==> flow/design.v <==
module uart_tx #(
    parameter BAUD_DIV = 434
) (
    input logic clk,
    input logic rst_n,
    input logic tx_start,
    input logic [7:0] data_in,
    output logic tx_busy,
    output logic tx
);
    logic [9:0] tx_shift;   
    logic [3:0] bit_count;
    logic [11:0] baud_counter;
    logic tx_active;
    always_ff @(posedge clk or negedge rst_n) begin
        if (!rst_n) begin
            tx_active <= 0;
            baud_counter <= 0;
            tx_busy <= 0;
            tx <= 1;   
        end else begin
            if (tx_start && !tx_active) begin
                tx_active <= 1;
                tx_shift <= {1'b1, data_in, 1'b0};   
                baud_counter <= BAUD_DIV;
                bit_count <= 0;
                tx_busy <= 1;
            end else if (tx_active) begin
                if (baud_counter == 0) begin
                    baud_counter <= BAUD_DIV;
                    tx <= tx_shift[0];   
                    tx_shift <= {1'b1, tx_shift[9:1]};   
                    bit_count <= bit_count + 1;
                    if (bit_count == 9) begin   
                        tx_active <= 0;
                        tx_busy <= 0;
                    end
                end else begin
                    baud_counter <= baud_counter - 1;
                end
            end
        end
    end
endmodule
module uart_rx #(
    parameter BAUD_DIV = 434   
) (
    input logic clk,
    input logic rst_n,
    input logic rx,
    output logic [7:0] data_out,
    output logic data_valid,
	 	output logic [7:0] leds
);
    logic [11:0] baud_counter;
    logic [3:0] bit_count;
    logic [7:0] rx_shift;
    logic rx_active;
    always_ff @(posedge clk or negedge rst_n) begin
        if (!rst_n) begin
            baud_counter <= 0;
            bit_count <= 0;
            rx_active <= 0;
            data_valid <= 0;
            rx_shift <= 8'b0;   
        end else begin
            if (!rx_active && !rx) begin
                rx_active <= 1;
                baud_counter <= BAUD_DIV / 2;
                bit_count <= 0;
                rx_shift <= 8'b0;   
            end else if (rx_active) begin
                if (baud_counter == 0) begin
                    baud_counter <= BAUD_DIV;
                    if (bit_count < 9) begin
                        rx_shift <= {rx, rx_shift[7:1]};   
                        bit_count <= bit_count + 1;
                    end else begin
                        rx_active <= 0;
                        data_out <= rx_shift;  
								leds <= rx_shift;
                        data_valid <= 1;
                    end
                end else begin
                    baud_counter <= baud_counter - 1;
                end
            end else begin
                data_valid <= 0;
            end
        end
    end
endmodule
module uart_edge_detection (
    input logic clk,           
    input logic rst_n,         
    input logic uart_rx,       
    output logic uart_tx,      
    output logic led_rx,       
    output logic led_tx,       
    output logic data_ready    
);
    parameter CLOCK_FREQ = 50000000;    
    parameter BAUD_RATE  = 115200;
    parameter BAUD_DIV   = CLOCK_FREQ / BAUD_RATE;
    parameter THRESHOLD  = 4;           
    logic [7:0] rx_data;
    logic rx_done;
    logic [7:0] processed_data;
    logic tx_start;
    logic tx_busy;
    logic [7:0] image_data [0:63];     
    logic [7:0] conv_result [0:35];    
    logic [5:0] rx_counter;            
    logic [5:0] tx_counter;            
    typedef enum logic [1:0] {IDLE, RECEIVE, PROCESS, SEND} state_t;
    state_t state, next_state;
    uart_rx #(
        .BAUD_DIV(BAUD_DIV)
    ) uart_receiver (
        .clk(clk),
        .rst_n(rst_n),
        .rx(uart_rx),
        .data_out(rx_data),
        .data_valid(rx_done)
    );
    uart_tx #(
        .BAUD_DIV(BAUD_DIV)
    ) uart_transmitter (
        .clk(clk),
        .rst_n(rst_n),
        .tx_start(tx_start),
        .data_in(processed_data),
        .tx_busy(tx_busy),
        .tx(uart_tx)
    );
    always_ff @(posedge clk or negedge rst_n) begin
        if (!rst_n)
            state <= IDLE;
        else
            state <= next_state;
    end
    always_comb begin
        case (state)
            IDLE:      next_state = (rx_done) ? RECEIVE : IDLE;
            RECEIVE:   next_state = (rx_counter == 6'd63 && rx_done) ? PROCESS : RECEIVE;
            PROCESS:   next_state = SEND;
            SEND:      next_state = (tx_counter == 6'd36 && !tx_busy) ? IDLE : SEND;
            default:   next_state = IDLE;
        endcase
    end
    always_ff @(posedge clk or negedge rst_n) begin
        if (!rst_n) begin
            rx_counter <= 6'd0;
        end else if ((state == IDLE || state == RECEIVE) && rx_done) begin
            image_data[rx_counter] <= rx_data;
            rx_counter <= rx_counter + 1;
        end else if (state == IDLE) begin
            rx_counter <= 6'd0;
        end
    end
    integer i, j, k, l;
    reg [3:0] sum;
    always_ff @(posedge clk or negedge rst_n) begin
        if (!rst_n) begin
            for (i = 0; i < 36; i = i + 1)
                conv_result[i] <= 8'd0;
        end else if (state == PROCESS) begin
            for (i = 0; i < 6; i = i + 1) begin
                for (j = 0; j < 6; j = j + 1) begin
                    sum = 0;
                    for (k = 0; k < 3; k = k + 1) begin
                        for (l = 0; l < 3; l = l + 1) begin
                            sum = sum + image_data[(i + k) * 8 + (j + l)][0];
                        end
                    end
                    conv_result[i * 6 + j] <= (sum >= THRESHOLD) ? 8'b1 : 8'b0;
                end
            end
        end
    end
    always_ff @(posedge clk or negedge rst_n) begin
        if (!rst_n) begin
            tx_counter <= 6'd0;
            tx_start <= 1'b0;
            processed_data <= 8'd0;
        end else if (state == SEND) begin
            if (!tx_busy && !tx_start) begin
                tx_start <= 1'b1;
                processed_data <= conv_result[tx_counter];
                tx_counter <= tx_counter + 1;
            end else if (tx_start && tx_busy) begin
                tx_start <= 1'b0;
            end
        end else begin
            tx_counter <= 6'd0;
            tx_start <= 1'b0;
        end
    end
    always_ff @(posedge clk or negedge rst_n) begin
        if (!rst_n) begin
            led_rx <= 1'b0;
            led_tx <= 1'b0;
            data_ready <= 1'b0;
        end else begin
            led_rx <= (state == RECEIVE) ? rx_done : 1'b0;
            led_tx <= (state == SEND) ? ~tx_busy : 1'b0;
            data_ready <= (state == SEND);  
        end
    end
endmodule
## Reports on uart_edge_detection

What the tools print for uart_edge_detection, step after step.
Lines are those of the file above, counted from 1.
The mark n/a stands for no value.

- Top: uart_edge_detection
- Clock: clk
- Library: sky130hd
- Timing corner: tt_025C_1v80

## Elaborated design

Counts by Yosys on the flattened word-level netlist (proc, flatten, opt, wreduce). Print and check cells are left out. Cells with the same type and inputs are merged into one.

- Bitwise gates (word level): 4
- Mux-type cells: 84
- $add $sub $neg: 294
- Reductions and logical operators: 96
- Magnitude comparators: 37
- Equal/unequal tests: 107

Operators with widths:

| cell | number |
|---|---|
| adder 4 x 1 -> 4 bit | 180 |
| case mux 8 bit (select 36 bit) | 1 |
| equality test 6 bit (second input constant) | 37 |
| AND reduction 3 bit | 69 |
| equality test 6 x 5 -> 1 bit (second input constant) | 32 |
| adder 3 x 1 -> 4 bit | 36 |
| greater-or-equal comparator 4 x 3 -> 1 bit (second input constant) | 36 |
| adder 2 x 1 -> 3 bit | 36 |
| equality test 6 x 4 -> 1 bit (second input constant) | 16 |
| adder 1 x 1 -> 2 bit | 36 |
| 2-to-1 mux 12 bit | 6 |
| 2-to-1 mux 1 bit | 57 |
| equality test 6 x 3 -> 1 bit (second input constant) | 8 |
| 2-to-1 mux 8 bit | 4 |
| subtractor 12 x 1 -> 12 bit (second input constant) | 2 |
| zero test 12 bit | 2 |
| equality test 6 x 2 -> 1 bit (second input constant) | 4 |
| 2-to-1 mux 6 bit | 4 |
| 2-to-1 mux 4 bit | 6 |
| 2-to-1 mux 10 bit | 2 |
| nonzero test 2 bit | 7 |
| adder 6 x 1 -> 6 bit (second input constant) | 2 |
| equality test 6 x 1 -> 1 bit (second input constant) | 2 |
| zero test 6 bit | 2 |
| 2-to-1 mux 9 bit | 1 |
| adder 4 x 1 -> 4 bit (second input constant) | 2 |
| case mux 2 bit (select 4 bit) | 1 |
| logical AND 1 bit | 7 |

Other operator kinds: 13; their cells: 24.

- Bits in registers: 434
- Output and inout bits: 4
- Input bits: 3

## Depth

Longest topological path by Yosys (ltp), each cell counted once; first at word level (registers and memories cut), then after technology mapping (sequential cells cut; the memories' decode and read muxes count).

- Depth in word-level cells: 10
- ABC_AREA: 0
- Mapped depth: 9

## Synthesis result

The flow's flattened synthesis, as Yosys stat reports it; memories are mapped. The netlist is that of the ABC_AREA named above (0 if unset); the other value can give another one.
The area totals of this step are shown rounded.

Cells by type:

| cell | number | area in all (um^2) |
|---|---|---|
| sky130_fd_sc_hd__dfrtp_1 | 96 | 2.4E+03 |
| sky130_fd_sc_hd__edfxtp_1 | 78 | 2.34E+03 |
| sky130_fd_sc_hd__fa_1 | 108 | 2.16E+03 |
| sky130_fd_sc_hd__ha_1 | 124 | 1.55E+03 |
| sky130_fd_sc_hd__inv_1 | 227 | 852.067 |
| sky130_fd_sc_hd__nor2_1 | 140 | 525.504 |
| sky130_fd_sc_hd__a21o_1 | 40 | 300.288 |
| sky130_fd_sc_hd__a211oi_1 | 39 | 292.781 |
| sky130_fd_sc_hd__a21oi_1 | 53 | 265.254 |
| sky130_fd_sc_hd__nand2_1 | 70 | 262.752 |
| sky130_fd_sc_hd__o21ai_0 | 28 | 140.134 |
| sky130_fd_sc_hd__clkbuf_1 | 26 | 97.594 |
| sky130_fd_sc_hd__xnor2_1 | 11 | 96.342 |
| sky130_fd_sc_hd__and2_1 | 14 | 87.584 |
| sky130_fd_sc_hd__nor2b_1 | 13 | 81.328 |
| sky130_fd_sc_hd__a22o_1 | 9 | 78.826 |
| sky130_fd_sc_hd__nor3_1 | 15 | 75.072 |
| sky130_fd_sc_hd__xor2_1 | 7 | 61.309 |

Other cell types: 52; their cells: 122.

- Mapped flip-flops: 176
- Area of sequential cells: 4800 um^2
- Cell area after synthesis: 12600 um^2
- Mapped cells: 1220

By module: a second synthesis without flattening, with its own total; a netlist apart from the flattened one above.

- Cell total of the unflattened synthesis: 1223
- Area total of the unflattened synthesis: 13000 um^2

Rows give one instance, submodules left out.

By module:

| module | times used | cells | area (um^2) |
|---|---|---|---|
| uart_edge_detection | 1 | 956 | 9960 |
| uart_rx (BAUD_DIV=434) | 1 | 153 | 1670 |
| uart_tx (BAUD_DIV=434) | 1 | 114 | 1340 |

## Timing after synthesis

OpenSTA on the mapped netlist: ideal clock, no wires. The path of least setup slack (recovery checks aside). Input and output delay are each 20% of the period. Register names are those of the netlist, which keeps one name where synthesis merged equal registers.

- Path kind: input -> register
- Start point: input uart_rx
- End point: register uart_receiver.rx_shift[7]
- Launch time at the first pin: 4.000 ns
- Required time: 19.875 ns
- Stages on the path: 3
- Slack: 15.152 ns
- Input delay: 4.000 ns
- Delay of the path: 0.848 ns
- Buffers on the path: 0
- Period: 20.0 ns
- Arrival: 4.723 ns
- Synthesis period reached: 4.848 ns

"delay of the path" is the arrival time less input delay plus setup time.
"stages on the path" counts driving pins, that of a launching flip-flop among them; a cell with two outputs on the path counts twice.
"synthesis period reached" is the clock period less the worst setup slack; recovery checks do not enter. This is arithmetic on one report: input and output delays are still those of the set period (20% each).
The rows between start and end are the longest chain of elaborated cells between them; the timing report does not say that the signal goes this way. Where chains are equally long, one stands for them.
Each line given opens the expression or statement behind the cell; cells for indexed reads and writes are added by Yosys, which also makes memories of some case tables.
At most two assigning lines are given for a register; there are more.

- Cell sequence: sky130_fd_sc_hd__nand2b_1 -> sky130_fd_sc_hd__and3_4 -> sky130_fd_sc_hd__mux2_2
- Cells in the longest elaborated chain: 4
- Elaborated cells between the ends (all ways): 10
- Those cells by class: mux: 4; reduce/logical: 6

RTL lines, path after synthesis:

| what | RTL line | text |
|---|---|---|
| from (decl) | 96 | `input logic uart_rx,` |
| 2-to-1 mux 8 bit | 75 | `if (bit_count < 9) begin` |
| 2-to-1 mux 8 bit | 73 | `if (baud_counter == 0) begin` |
| 2-to-1 mux 8 bit | 72 | `end else if (rx_active) begin` |
| 2-to-1 mux 8 bit | 67 | `if (!rx_active && !rx) begin` |
| to (assign) | 65 | `rx_shift <= 8'b0;` |
| to (assign) | 76 | `rx_shift <= {rx, rx_shift[7:1]};` |
| to (decl) | 57 | `logic [7:0] rx_shift;` |

## Path in the finished layout

Path of least setup slack in the final report of flow run 1 (OpenROAD, finished layout, wires in). Where an end is a register, its clock arrival counts in the times.

- Path kind: input -> register
- Start point: input rst_n
- End point: register uart_transmitter.tx_shift[3]
- Input delay: 4.00 ns
- Launch time at the first pin: 4.00 ns
- Buffers on the path: 2
- Period: 20.0 ns
- Stages on the path: 3
- Arrival: 5.77 ns
- Slack: 14.30 ns
- Required time: 20.07 ns

The rows between start and end are the longest chain of elaborated cells between them; the timing report does not say that the signal goes this way. Where chains are equally long, one stands for them.

- Cell sequence: sky130_fd_sc_hd__buf_4 -> sky130_fd_sc_hd__buf_4 -> sky130_fd_sc_hd__and2_1
- Cells in the longest elaborated chain: 1
- Elaborated cells between the ends (all ways): 1
- Those cells by class: reduce/logical: 1

RTL lines, path post-layout:

| what | RTL line | text |
|---|---|---|
| from (decl) | 95 | `input logic rst_n,` |
| AND reduction 3 bit | n/a |  |
| to (assign) | 24 | `tx_shift <= {1'b1, data_in, 1'b0};` |
| to (assign) | 32 | `tx_shift <= {1'b1, tx_shift[9:1]};` |
| to (decl) | 11 | `logic [9:0] tx_shift;` |

# Flow runs of uart_edge_detection

4 stored runs of uart_edge_detection in the flow (synthesis by Yosys, layout by OpenROAD, sky130hd cells), in arbitrary order. Constraints: input delay and output delay 20% of the set period each, output load 0.01 pF.
"overall power" rests on the timing tool's default activity at the inputs, not on a simulated workload.
Values from the reports are rounded here.
Among the settings, - means not set for that run.
Results: - = not shown.

| name | flow run 1 | flow run 2 | flow run 3 | flow run 4 |
|---|---|---|---|---|
| CORE_UTILIZATION | 40 | 67 | 40 | 33 |
| period_ns | 20.0 | 20.0 | 5.74 | 9.24 |
| CAP_MARGIN | 20 | 20 | 20 | 20 |
| CORE_MARGIN | 2 | 2 | 2 | 6 |
| SLEW_MARGIN | 20 | 0 | 20 | 0 |
| ABC_AREA | - | 1 | - | 1 |
| CELL_PAD_IN_SITES_GLOBAL_PLACEMENT | - | 2 | - | 2 |
| CTS_CLUSTER_DIAMETER | - | 224 | - | 238 |
| GPL_TIMING_DRIVEN | - | 1 | - | 1 |
| MIN_ROUTING_LAYER | - | met2 | - | met2 |
| PLACE_DENSITY_LB_ADDON | - | 0.18 | - | - |
| SETUP_SLACK_MARGIN | - | 5.0 | 0.65 | -0.03 |
| TNS_END_PERCENT | - | 15 | - | 80 |
| CTS_CLUSTER_SIZE | - | - | - | 87 |
| MAX_ROUTING_LAYER | - | - | - | met4 |
| PLACE_DENSITY | - | - | - | 0.49 |
| area of the die (um^2) | 33000 | - | 33000 | 43400 |
| area of the synthesized netlist (um^2) | 12600 | - | 12600 | 12700 |
| post-route setup TNS (ns) | 0.000 | - | 0.000 | 0.000 |
| setup slack of the worst path (ns) | 14.3 | - | 2.38 | 5.44 |
| final worst hold slack (ns) | 0.460 | - | 0.447 | 0.485 |
| utilization of the finished layout | 0.437 | - | 0.436 | 0.369 |
| overall power (mW) | 0.788 | - | 2.71 | 1.63 |

Flow run 2: stopped before the end: placement reported FLW-0024
